==> flow/design.v <==
module PC(
	input CLK,
	input RST,
	input EN,
	input [15:0] NEXT,
	output reg [15:0] ADDR
);
always @(posedge CLK) begin
	if (RST)
		ADDR <= 16'd0;
	else if (EN)
		ADDR <= NEXT;
end
endmodule
module DECODER(
	input [15:0] COMMAND,
	output reg [3:0] CAL,
	output reg [1:0] MODE,
	output reg [7:0] IM,
	output reg [3:0] REG_A,
	output reg [3:0] REG_B,
	output reg [3:0] REG_O,
	output reg [1:0] REG_O_TYPE,
	output reg [1:0] JUMP_MODE,  
	output reg REG_WRITE,
	output reg [1:0] SEL,  
	output reg MEM_WRITE,
	output reg INOUT_FLAG
);
always @* begin
	CAL = 4'b0000;
	MODE = 2'b10;
	IM = 8'd0;
	REG_A = 4'd0;
	REG_B = 4'd0;
	REG_O = 4'd0;
	REG_O_TYPE = 2'b11;
	JUMP_MODE = 2'b11;
	REG_WRITE = 1'b0;
	SEL = 2'b00;
	MEM_WRITE = 1'b0;
	INOUT_FLAG = 1'b0;
	if (COMMAND[15] == 1) begin
		CAL[3] = 1'b0;
		CAL[2:0] = COMMAND[14:12];
		MODE = 2'b00;
		IM = COMMAND[7:0];
		REG_A = COMMAND[11:8];
		SEL = 2'b10;
		REG_WRITE = 1;
	end
	else if (COMMAND[14] == 1) begin
		CAL = COMMAND[13:10];
		if (COMMAND[9:8] == 2'b00) begin
			MODE = 2'b00;
			REG_A = COMMAND[7:4];
			REG_B = COMMAND[3:0];
			SEL = 2'b00;
			REG_WRITE = 1;
		end
		else if (COMMAND[9:8] == 2'b01) begin
			MODE = 2'b01;
			REG_A = COMMAND[7:4];
			REG_B = COMMAND[3:0];
			SEL = 2'b00;
			REG_WRITE = 0;
		end
		else if (COMMAND[9:8] == 2'b10) begin
			MODE = 2'b10;
			REG_O_TYPE = COMMAND[13:12];
			INOUT_FLAG = COMMAND[11];
			REG_O = COMMAND[7:4];
			REG_A = COMMAND[3:0];
			SEL = 2'b01;
			REG_WRITE = 1;
		end
		else begin
			MODE = 2'b11;
			REG_A = COMMAND[7:4];
			REG_B = COMMAND[3:0];
			SEL = 2'b00;
			REG_WRITE = COMMAND[10];
			MEM_WRITE = ~COMMAND[10];
		end
	end
	else if (COMMAND[12] == 1) begin
		if (COMMAND[7:4] == 4'b0000) begin
			CAL = 4'b0000;
			MODE = 2'b10;
			SEL = 2'b11;
			JUMP_MODE = COMMAND[9:8];
			if (COMMAND[3:0] == 4'b0000) begin
				REG_A = 4'd12;
				REG_B = 4'd13;
			end
			else begin
				REG_A = 4'd14;
				REG_B = 4'd15;
			end
			REG_WRITE = 0;
		end
		else if (COMMAND[7:4] == 4'b0001) begin
			CAL = 4'b1011;
			MODE = 2'b00;
			REG_A = COMMAND[3:0];
			IM = 8'b00000000;
			SEL = 2'b10;
			REG_WRITE = 1;
		end
		else if (COMMAND[7:4] == 4'b0010) begin
			CAL = 4'b0000;
			MODE = 2'b10;
			REG_O_TYPE = 2'b10;
			REG_O = COMMAND[3:0];
			SEL = 2'b01;
			REG_WRITE = 0;
			JUMP_MODE = 2'b10;
		end
	end
end
endmodule
module REG_DC (
	input CLK,
	input EN,
	input [127:0] REG_R,
	input [1:0] SEL,
	input [3:0] REG_A_ADDR,
	input [3:0] REG_B_ADDR,
	input [3:0] REG_O_ADDR,
	input [7:0] IM,
	output reg [7:0] REG_A,
	output reg [7:0] REG_B
 );
 wire [7:0] REG_A_VALUE = REG_R[REG_A_ADDR*8 +: 8];
 wire [7:0] REG_B_VALUE = REG_R[REG_B_ADDR*8 +: 8];
 always @(posedge CLK) begin
	if (EN) begin
		case (SEL)
			2'b00: begin
				REG_A <= REG_A_VALUE;
				REG_B <= REG_B_VALUE;
			end
			2'b01: begin
				REG_A <= {4'b0000, REG_O_ADDR};
				REG_B <= 8'd0;
			end
			2'b10: begin
				REG_A <= REG_A_VALUE;
				REG_B <= IM;
			end
			2'b11: begin
				REG_A <= {4'b0000, REG_B_ADDR};
				REG_B <= 8'd0;
			end
		endcase
	end
 end
 endmodule
module ALU(
	input CLK,
	input RST,
	input EN,
	input KILL,
	input [7:0] IN_A,
	input [7:0] IN_B,
	input [3:0] CAL,
	input [1:0] MODE,
	output [7:0] OUT,
	output C_OUT,
	output reg F_OUT
);
reg [8:0] RESULT;
assign C_OUT = RESULT[8];
assign OUT = RESULT[7:0];
wire C_IN = RESULT[8];
always @(posedge CLK) begin
	if (RST) begin
		RESULT <= 9'd0;
		F_OUT <= 1'b0;
	end
	else if (EN) begin
		if (KILL) begin
			RESULT <= 9'd0;
			F_OUT <= 1'b0;
		end
		else begin
			case (MODE)
				2'b00: begin
					case (CAL)
						4'b0000: RESULT <= IN_A + IN_B;
						4'b0001: RESULT <= IN_A - IN_B;
						4'b0010: RESULT <= $signed(IN_A) * $signed(IN_B);
						4'b0011: RESULT <= IN_A << IN_B;
						4'b0100: RESULT <= IN_A >> IN_B;
						4'b0101: RESULT <= IN_A & IN_B;
						4'b0110: RESULT <= IN_A | IN_B;
						4'b0111: RESULT <= IN_A ^ IN_B;
						4'b1000: RESULT <= $unsigned(IN_A) * $unsigned(IN_B);
						4'b1001: RESULT <= IN_A + IN_B + C_IN;
						4'b1010: RESULT <= IN_A - IN_B - C_IN;
						4'b1011: RESULT <= ~IN_A;
						default: RESULT <= 9'b000000000;
					endcase
					F_OUT <= 0;
				end
				2'b01: begin
					case (CAL)
						4'b0000: F_OUT <= IN_A == IN_B;
						4'b0001: F_OUT <= IN_A != IN_B;
						4'b0010: F_OUT <= IN_A < IN_B;
						4'b0011: F_OUT <= IN_A > IN_B;
						4'b0100: F_OUT <= IN_A <= IN_B;
						4'b0101: F_OUT <= IN_A >= IN_B;
						default: F_OUT <= 0;
					endcase
					RESULT <= 9'b000000000;
				end
				default: begin
					F_OUT <= 0;
					RESULT <= {1'b0, IN_A};
				end
			endcase
		end
	end
end
endmodule
module MEM(
	input CLK,
	input EN,
	input KILL,
	input [7:0] REG_A,
	input [7:0] REG_B,
	input [7:0] ADDR,
	input [1:0] MODE,
	input MEM_WRITE,
	output reg [7:0] Q
);
reg [7:0] MEM [255:0];
always @(posedge CLK) begin
	if (EN) begin
		if (MODE == 2'b11) begin
			if (MEM_WRITE) begin
				if (!KILL)
					MEM[REG_B] <= REG_A;
			end
			else
				Q <= MEM[REG_B];
		end
		else
			Q <= ADDR;
	end
end
endmodule
module REG_WB(
	input CLK,
	input RST,
	input EN,
	input REG_WRITE,
	input F_FLAG,
	input INOUT_FLAG,
	input [7:0] INT_FLAG_OUT,
	input [15:0] PC,
	input [3:0] REG_A_ADDR,
	input [1:0] MODE,
	input [1:0] JUMP_MODE,
	input [1:0] REG_O_TYPE,
	input [7:0] DATA,
	input [31:0] INPUT,
	output reg [15:0] NEXT,
	output [127:0] REG_R_OUT,
	output [63:0] REG_IO_OUT,
	output [63:0] REG_INT_FLAG_OUT,
	output INT_PROCESS
);
reg [7:0]  REG_R  [15:0];
reg [7:0]  REG_IO [7:0];
reg [23:0] REG_INT [7:0];
reg INT_FLAG;
reg [15:0] INT_PREV_PC;
assign INT_PROCESS = INT_FLAG;
genvar g;
generate
	for (g = 0; g < 16; g = g + 1) begin : gen_r
		assign REG_R_OUT[g*8 +: 8] = REG_R[g];
	end
	for (g = 0; g < 8; g = g + 1) begin : gen_io
		assign REG_IO_OUT[g*8 +: 8] = REG_IO[g];
		assign REG_INT_FLAG_OUT[g*8 +: 8] = REG_INT[g][23:16];
	end
endgenerate
wire [7:0] IO_READ = DATA[2] ? INPUT[DATA[1:0]*8 +: 8] : REG_IO[DATA[2:0]];
integer i;
always @(posedge CLK) begin
	if (RST) begin
		NEXT <= 16'd0;
		INT_FLAG <= 1'b0;
		INT_PREV_PC <= 16'd0;
		for (i = 0; i < 16; i = i + 1)
			REG_R[i] <= 8'd0;
		for (i = 0; i < 8; i = i + 1) begin
			REG_IO[i] <= 8'd0;
			REG_INT[i] <= 24'd0;
		end
	end
	else if (EN) begin
		if ((INT_FLAG_OUT != 8'b0) & !INT_FLAG) begin
			INT_FLAG <= 1;
			if (INT_FLAG_OUT[0])
				NEXT <= REG_INT[0][15:0];
			else if (INT_FLAG_OUT[1])
				NEXT <= REG_INT[1][15:0];
			else if (INT_FLAG_OUT[2])
				NEXT <= REG_INT[2][15:0];
			else if (INT_FLAG_OUT[3])
				NEXT <= REG_INT[3][15:0];
			else if (INT_FLAG_OUT[4])
				NEXT <= REG_INT[4][15:0];
			else if (INT_FLAG_OUT[5])
				NEXT <= REG_INT[5][15:0];
			else if (INT_FLAG_OUT[6])
				NEXT <= REG_INT[6][15:0];
			else
				NEXT <= REG_INT[7][15:0];
			INT_PREV_PC <= PC;
		end
		else if (REG_WRITE) begin
			case (MODE)
				2'b00: REG_R[REG_A_ADDR] <= DATA;
				2'b11: REG_R[REG_A_ADDR] <= DATA;
				2'b10: begin
					REG_IO[4] <= INPUT[7:0];
					REG_IO[5] <= INPUT[15:8];
					REG_IO[6] <= INPUT[23:16];
					REG_IO[7] <= INPUT[31:24];
					case (REG_O_TYPE)
						2'b00: begin
							if (INOUT_FLAG)
								REG_R[REG_A_ADDR] <= IO_READ;
							else
								REG_IO[DATA[2:0]] <= REG_R[REG_A_ADDR];
						end
						2'b01: begin
							if (REG_A_ADDR == 4'd0) begin
								REG_INT[DATA[2:0]][15:8] <= REG_R[12];
								REG_INT[DATA[2:0]][7:0] <= REG_R[13];
							end
							else begin
								REG_INT[DATA[2:0]][15:8] <= REG_R[14];
								REG_INT[DATA[2:0]][7:0] <= REG_R[15];
							end
						end
						2'b10: REG_INT[DATA[2:0]][23:16] <= REG_R[REG_A_ADDR];
						default: ;
					endcase
				end
				default: ;
			endcase
			NEXT <= PC + 16'b1;
		end
		else begin
			case (JUMP_MODE)
				2'b00: begin
					NEXT[15:8] <= REG_R[REG_A_ADDR];
					NEXT[7:0] <= REG_R[DATA[3:0]];
				end
				2'b01: begin
					if (F_FLAG) begin
						NEXT[15:8] <= REG_R[REG_A_ADDR];
						NEXT[7:0] <= REG_R[DATA[3:0]];
					end
					else
						NEXT <= PC + 16'b1;
				end
				2'b10: begin
					NEXT <= INT_PREV_PC;
					INT_FLAG <= 0;
				end
				default: NEXT <= PC + 16'b1;
			endcase
		end
	end
end
endmodule
module INPUT_INT(
	input CLK,
	input RST,
	input EN,
	input [7:0] INPUT,
	input [7:0] REG_INT,
	output reg INT_FLAG
);
reg [7:0] PREV_INPUT;
always @(posedge CLK) begin
	if (RST) begin
		INT_FLAG <= 1'b0;
		PREV_INPUT <= 8'd0;
	end
	else if (EN) begin
		if (REG_INT[1:0] == 2'b01)
			INT_FLAG <= |(~PREV_INPUT & INPUT);
		else if (REG_INT[1:0] == 2'b11)
			INT_FLAG <= |(PREV_INPUT & ~INPUT);
		else
			INT_FLAG <= 0;
		PREV_INPUT <= INPUT;
	end
end
endmodule
module TIMER_INT(
	input CLK,
	input RST,
	input EN,
	input [7:0] REG_INT,
	output reg INT_FLAG
);
reg [5:0] TIMER_COUNT;
reg [9:0] CNT;
wire CLK_TIMER = CNT == 10'd999;
always @(posedge CLK) begin
	if (RST) begin
		INT_FLAG <= 1'b0;
		TIMER_COUNT <= 6'd0;
		CNT <= 10'd0;
	end
	else if (EN) begin
		if (REG_INT[0] & (REG_INT[7:2] == TIMER_COUNT) & CLK_TIMER) begin
			INT_FLAG <= 1;
			TIMER_COUNT <= 6'b0;
		end
		else if (CLK_TIMER) begin
			TIMER_COUNT <= TIMER_COUNT + 6'b1;
		end
		else
			INT_FLAG <= 0;
		if (CNT == 10'd999)
			CNT <= 10'd0;
		else
			CNT <= CNT + 10'd1;
	end
end
endmodule
module AYUMU(
	input CLK,
	input RST,
	input [31:0] INPUT,
	output [31:0] OUTPUT,
	output [15:0] IADDR,
	input [15:0] IDATA
);
reg [4:0] CLKS;
always @(posedge CLK) begin
	if (RST)
		CLKS <= 5'b00001;
	else begin
		case (CLKS)
			5'b00001: CLKS <= 5'b00010;
			5'b00010: CLKS <= 5'b00100;
			5'b00100: CLKS <= 5'b01000;
			5'b01000: CLKS <= 5'b10000;
			5'b10000: CLKS <= 5'b00001;
			default: CLKS <= 5'b00001;
		endcase
	end
end
wire EN_DC  = CLKS[0];
wire EN_EX  = CLKS[1];
wire EN_MEM = CLKS[2];
wire EN_WB  = CLKS[3];
wire EN_FT  = CLKS[4];
reg F_FLAG;
always @(posedge CLK) begin
	if (RST)
		F_FLAG <= 1'b0;
	else if (EN_EX)
		F_FLAG <= F_OUT;
end
wire [15:0] NEXT;
wire [15:0] ADDR;
wire [15:0] COMMAND;
wire [3:0] CAL;
wire [1:0] MODE;
wire [7:0] IM;
wire [3:0] REG_A_ADDR;
wire [3:0] REG_B_ADDR;
wire [3:0] REG_O_ADDR;
wire [1:0] REG_O_TYPE;
wire [1:0] JUMP_MODE;
wire REG_WRITE;
wire [1:0] SEL;
wire MEM_WRITE;
wire INOUT_FLAG;
wire [127:0] REG_R;
wire [63:0] REG_IO;
wire [63:0] REG_INT;
wire [7:0] REG_A;
wire [7:0] REG_B;
wire [7:0] INT_FLAG_OUT;
wire [7:0] ALU_OUT;
wire C_OUT;
wire F_OUT;
wire [7:0] DATA;
wire INT_PROCESS;
wire INT_TAKE = (INT_FLAG_OUT != 8'b0) & !INT_PROCESS;
assign OUTPUT[31:0] = REG_IO[31:0];
assign IADDR = ADDR;
assign COMMAND = IDATA;
PC PC(.CLK(CLK), .RST(RST), .EN(EN_FT), .NEXT(NEXT), .ADDR(ADDR));
DECODER DECODER(.COMMAND(COMMAND), .CAL(CAL), .MODE(MODE), .IM(IM), .REG_A(REG_A_ADDR), .REG_B(REG_B_ADDR),
															 .REG_O(REG_O_ADDR), .REG_O_TYPE(REG_O_TYPE), .JUMP_MODE(JUMP_MODE), .REG_WRITE(REG_WRITE),
															 .SEL(SEL), .MEM_WRITE(MEM_WRITE), .INOUT_FLAG(INOUT_FLAG));
REG_DC REG_DC(.CLK(CLK), .EN(EN_DC), .REG_R(REG_R), .SEL(SEL), .REG_A_ADDR(REG_A_ADDR),
													.REG_B_ADDR(REG_B_ADDR), .REG_O_ADDR(REG_O_ADDR), .IM(IM), .REG_A(REG_A), .REG_B(REG_B));
ALU ALU(.CLK(CLK), .RST(RST), .EN(EN_EX), .KILL(INT_TAKE), .IN_A(REG_A), .IN_B(REG_B), .CAL(CAL), .MODE(MODE), .OUT(ALU_OUT), .C_OUT(C_OUT), .F_OUT(F_OUT));
MEM MEM(.CLK(CLK), .EN(EN_MEM), .KILL(INT_TAKE), .REG_A(REG_A), .REG_B(REG_B), .ADDR(ALU_OUT), .MODE(MODE), .MEM_WRITE(MEM_WRITE), .Q(DATA));
REG_WB REG_WB(.CLK(CLK), .RST(RST), .EN(EN_WB), .REG_WRITE(REG_WRITE), .F_FLAG(F_FLAG), .INOUT_FLAG(INOUT_FLAG), .INT_FLAG_OUT(INT_FLAG_OUT), .PC(ADDR), .REG_A_ADDR(REG_A_ADDR), .MODE(MODE),
													  .JUMP_MODE(JUMP_MODE), .REG_O_TYPE(REG_O_TYPE), .DATA(DATA), .INPUT(INPUT), .NEXT(NEXT), .REG_R_OUT(REG_R), .REG_IO_OUT(REG_IO), .REG_INT_FLAG_OUT(REG_INT), .INT_PROCESS(INT_PROCESS));
INPUT_INT INPUT_0(.CLK(CLK), .RST(RST), .EN(EN_WB), .INPUT(INPUT[7:0]), .REG_INT(REG_INT[7:0]), .INT_FLAG(INT_FLAG_OUT[0]));
INPUT_INT INPUT_1(.CLK(CLK), .RST(RST), .EN(EN_WB), .INPUT(INPUT[15:8]), .REG_INT(REG_INT[15:8]), .INT_FLAG(INT_FLAG_OUT[1]));
INPUT_INT INPUT_2(.CLK(CLK), .RST(RST), .EN(EN_WB), .INPUT(INPUT[23:16]), .REG_INT(REG_INT[23:16]), .INT_FLAG(INT_FLAG_OUT[2]));
INPUT_INT INPUT_3(.CLK(CLK), .RST(RST), .EN(EN_WB), .INPUT(INPUT[31:24]), .REG_INT(REG_INT[31:24]), .INT_FLAG(INT_FLAG_OUT[3]));
TIMER_INT TIMER_0 (.CLK(CLK), .RST(RST), .EN(EN_WB), .REG_INT(REG_INT[39:32]), .INT_FLAG(INT_FLAG_OUT[4]));
TIMER_INT TIMER_1 (.CLK(CLK), .RST(RST), .EN(EN_WB), .REG_INT(REG_INT[47:40]), .INT_FLAG(INT_FLAG_OUT[5]));
TIMER_INT TIMER_2 (.CLK(CLK), .RST(RST), .EN(EN_WB), .REG_INT(REG_INT[55:48]), .INT_FLAG(INT_FLAG_OUT[6]));
TIMER_INT TIMER_3 (.CLK(CLK), .RST(RST), .EN(EN_WB), .REG_INT(REG_INT[63:56]), .INT_FLAG(INT_FLAG_OUT[7]));
endmodule
# Step by step through the tools: AYUMU
# Tool output for the design above before and after an edit, in the order of the flow.
# "before" refers to lines of the RTL above, "after" to lines of the edited file.
# "diff" is "after" less "before", of the values as shown.
# Cell names lack the library's common part.
# A cell with n/a has no value.
# inputs
top,AYUMU
clock_port,CLK
cell_library,sky130hd
pvt_corner,tt_025C_1v80

# Diff
# The edit as a unified diff against the file above.
# The edited RTL no longer does the same as the RTL above: the edit was made by script, with no optimisation intended.
# begin of diff
@@ -190,5 +190,5 @@
 						4'b0000: RESULT <= IN_A + IN_B;
 						4'b0001: RESULT <= IN_A - IN_B;
-						4'b0010: RESULT <= $signed(IN_A) * $signed(IN_B);
+						4'b0010: RESULT <= $signed(IN_A) ^ $signed(IN_B);
 						4'b0011: RESULT <= IN_A << IN_B;
 						4'b0100: RESULT <= IN_A >> IN_B;
# end of diff

# Elaborated design
# Yosys after proc, flatten, opt, wreduce and memory -nomap, before mapping. Print and check cells are not counted.
# Yosys's memory passes give these memory sizes; they may raise the number of words (mostly to a power of two), join words into wider ones and drop unused or constant bits.
# op_classes
item,before,after,diff
n_addsub,13,13,0
n_mul,2,1,-1
n_div,0,0,0
compare,4,4,0
eq_ne,53,53,0
n_shift,5,5,0
n_mux,302,302,0
logic,36,37,1
reduce_logical,37,37,0
# ops
operator,before,after,diff
multiplier 8 x 8 -> 9 bit,2,1,-1
bitwise XOR 8 bit,1,2,1
# Unchanged operator kinds not shown: 62.
# word_totals
item,before,after,diff
register_bits,193,193,0
latch_bits,0,0,0
ram_bits,2432,2432,0
mem_bits_ro,0,0,0
mem_count,4,4,0
inputBits,50,50,0
out_inout_bits,48,48,0
elab_cells,488,488,0

# Logic depth
# Longest topological path by Yosys (ltp), each cell counted once; first at word level (registers and memories cut), then after technology mapping (sequential cells cut; the memories' decode and read muxes count).
# depth
item,before,after,diff
depth_word,15,15,0
abc_area,0,0,n/a
mapped_depth,20,18,-2
mapped_depth_nobuf,18,17,-1

# Synthesis result
# Source: synth_stat.txt of the flow (Yosys; design flattened, memories mapped). It holds for the ABC_AREA given above (unset counts as 0); a run with the other value may have another netlist.
# mapped
item,before,after,diff
stdcells,6659,6942,283
synth_area_um2,112684.3,111215.4,-1468.9
seqArea_um2,76533.4,76533.4,0.0
ffs,2609,2609,0
# by_type
type,before,after,diff
mux4_2,676,560,-116
nand2_1,264,360,96
a22oi_1,30,121,91
clkbuf_1,175,259,84
a21oi_1,173,242,69
a211oi_1,23,76,53
buf_6,49,9,-40
o21ai_0,91,130,39
nand3_1,119,153,34
nor2b_1,43,73,30
o221ai_1,7,37,30
inv_1,147,118,-29
a221o_1,8,35,27
o22ai_1,31,55,24
o21ai_1,30,7,-23
buf_4,45,23,-22
nand4_1,49,69,20
mux2_2,37,19,-18
# Unchanged cell types not shown: 11.
# The list need not be complete.
# The figures by module come from a second, unflattened synthesis with its own total; it is not the netlist above.
# hier_totals
item,before,after,diff
cells_unflattened,7182,7026,-156
hier_area_um2,114767.6,113714.1,-1053.5
# Rows give one instance, submodules left out.
# modules_before
mod,n_inst,cells,area_um2
MEM,1,3773,79834.1
REG_WB,1,1746,20548.5
ALU,1,660,4987.3
TIMER_INT,4,95,850.8
REG_DC,1,256,2778.9
INPUT_INT,4,49,450.4
DECODER,1,97,590.6
PC,1,52,580.6
AYUMU,1,22,242.7
# modules_after
mod,n_inst,cells,area_um2
MEM,1,3706,79560.1
REG_WB,1,1746,20548.5
ALU,1,571,4207.8
TIMER_INT,4,95,850.8
REG_DC,1,256,2778.9
INPUT_INT,4,49,450.4
DECODER,1,97,590.6
PC,1,52,580.6
AYUMU,1,22,242.7

# Timing after synthesis
# OpenSTA on the mapped netlist: ideal clock, no wires. The path of least setup slack (recovery checks aside). Input and output delay are each 20% of the period. Register names are those of the netlist, which keeps one name where synthesis merged equal registers.
# synth_path
item,before,after,diff
path_type,reg-to-reg,reg-to-reg,n/a
from,reg REG_DC.REG_A[1],reg REG_DC.REG_A[3],n/a
to,reg ALU.RESULT[8],reg ALU.RESULT[6],n/a
tclk_ps,10000,10000,0
t_arrival_ps,8086,7143,-943
setup_slack_ps,1833,2726,893
delay_ps,8167,7274,-893
stages,17,17,0
n_path_buf,0,0,0
period_less_setup_slack_ps,8167,7274,-893
# "delay_ps" is the arrival time less input delay plus setup time.
# "stages" counts driving pins, that of a launching flip-flop among them; a cell with two outputs on the path counts twice.
# "period_less_setup_slack_ps" = period - worst setup slack (recovery checks aside). The figure is calculated, with input and output delays left at 20% of the set period.
# A register here has more assigning lines than the two given.
# synth_via_before
cell_sequence,edfxtp_1 > inv_1 > nor2_1 > inv_1 > fa_1 > fa_1 > fa_1 > fa_1 > inv_1 > ha_1 > a21oi_1 > xnor2_1 > xnor2_1 > xnor2_1 > a31oi_1 > o221a_2 > a41oi_1
# synth_rtl_before
item,line_no,source
"start, declared",131,"output reg [7:0] REG_A,"
"start, assigned",144,"REG_A <= {4'b0000, REG_O_ADDR};"
"start, assigned",152,"REG_A <= {4'b0000, REG_B_ADDR};"
"end, assigned",190,4'b0000: RESULT <= IN_A + IN_B;
"end, assigned",191,4'b0001: RESULT <= IN_A - IN_B;
"end, declared",172,reg [8:0] RESULT;
# before: Chain of elaborated cells between the ends: none given.
# synth_via_after
cell_sequence,edfxtp_1 > ha_1 > inv_1 > fa_1 > inv_1 > ha_1 > inv_1 > fa_1 > fa_1 > inv_1 > ha_1 > inv_1 > xnor2_1 > o221ai_1 > or3_1 > o31ai_1 > o21ai_0
# synth_rtl_after
item,line_no,source
"start, declared",131,"output reg [7:0] REG_A,"
"start, assigned",144,"REG_A <= {4'b0000, REG_O_ADDR};"
"start, assigned",152,"REG_A <= {4'b0000, REG_B_ADDR};"
"end, assigned",190,4'b0000: RESULT <= IN_A + IN_B;
"end, assigned",191,4'b0001: RESULT <= IN_A - IN_B;
"end, declared",172,reg [8:0] RESULT;
# after: Chain of elaborated cells between the ends: none given.

# Timing after layout
# From the final timing report of each run of pair 1: the path of least setup slack in the routed layout; clock arrival at registers is part of the times.
# The path's times are printed in steps of 10 ps; the period is the one set.
# layout_path
item,before,after,diff
path_type,input-to-reg,input-to-reg,n/a
from,in IDATA[14],in IDATA[9],n/a
to,mem MEM.MEM[64][6],mem REG_WB.REG_R[0][2],n/a
tclk_ps,10000,10000,0
t_arrival_ps,7200,6670,-530
setup_slack_ps,3270,3810,540
stages,7,10,3
n_path_buf,1,2,1
# Between the ends stands the longest chain of elaborated cells between them, by number of cells; it is not shown to be the way that was timed. Of several equally long chains one is given.
# Each line given opens the expression or statement behind the cell; cells for indexed reads and writes are added by Yosys, which also makes memories of some case tables.
# before: Only ways into the end's enable, where the timed path ends, are counted here.
# layout_via_before
cell_sequence,clkdlybuf4s50_1 > nor2b_1 > nand3_1 > nor3b_1 > and3_2 > nand3_1 > nor2_1
elab_chain_len,5
cells_between,11
# layout_rtl_before
item,line_no,source
"start, declared",448,input [15:0] IDATA
two-way mux 1 bit,52,else if (COMMAND[14] == 1) begin
two-way mux 1 bit,43,if (COMMAND[15] == 1) begin
two-way mux 8 bit,242,if (MEM_WRITE) begin
two-way mux 8 bit,241,if (MODE == 2'b11) begin
two-way mux 8 bit,240,if (EN) begin
"end, declared",238,reg [7:0] MEM [255:0];
# after: Only ways into the end's enable, where the timed path ends, are counted here.
# layout_via_after
cell_sequence,clkdlybuf4s50_1 > nor2b_1 > a32oi_1 > nor2_1 > nand4_1 > buf_4 > a21boi_0 > nor3_1 > nand2_1 > nand2b_1
elab_chain_len,14
cells_between,51
# layout_rtl_after
item,line_no,source
"start, declared",448,input [15:0] IDATA
equality test 2 bit,68,else if (COMMAND[9:8] == 2'b10) begin
two-way mux 1 bit,68,
two-way mux 2 bit,61,else if (COMMAND[9:8] == 2'b01) begin
two-way mux 2 bit,54,if (COMMAND[9:8] == 2'b00) begin
two-way mux 2 bit,52,else if (COMMAND[14] == 1) begin
two-way mux 2 bit,43,if (COMMAND[15] == 1) begin
zero test 2 bit,327,case (MODE)
two-way mux 1 bit,327,
two-way mux 1 bit,326,else if (REG_WRITE) begin
two-way mux 1 bit,306,if ((INT_FLAG_OUT != 8'b0) & !INT_FLAG) begin
two-way mux 1 bit,305,else if (EN) begin
two-way mux 1 bit,294,if (RST) begin
bitwise OR 1 bit (2 in a row),n/a,
"end, declared",275,reg [7:0]  REG_R  [15:0];

# Measured runs
# Runs of the flow (Yosys, OpenROAD) on both versions; the two runs of a pair have the same settings. The constraints put input and output delay at 20% of the set period each and load the outputs with 0.01 pF.
# settings_pair_1
CORE_UTILIZATION,40
period_ns,10.0
CAP_MARGIN,20
CORE_MARGIN,2
SLEW_MARGIN,20
# results_pair_1
item,before,after,diff
post_synth_area_um2,112684.3,111215.4,-1468.9
design.die.area_um2,285974.0,282274.0,-3700.0
final_cell_area_um2,126439.0,125699.0,-740.0
fin_util_pct,45.2,45.5,0.3
worstSetupSlack_ps,3272,3808,536
setup_tns_ps,0,0,0
timing.hold.ws_ps,457,456,-1
final_power_mw,28.250,27.840,-0.410
timing.achieved_period_ps,6728,6192,-536
# "timing.achieved_period_ps" = clock period - worst setup slack. The figure is calculated, with input and output delays left at 20% of the set period.
# "final_power_mw": no workload was simulated; the value follows from the tool's default switching activity.
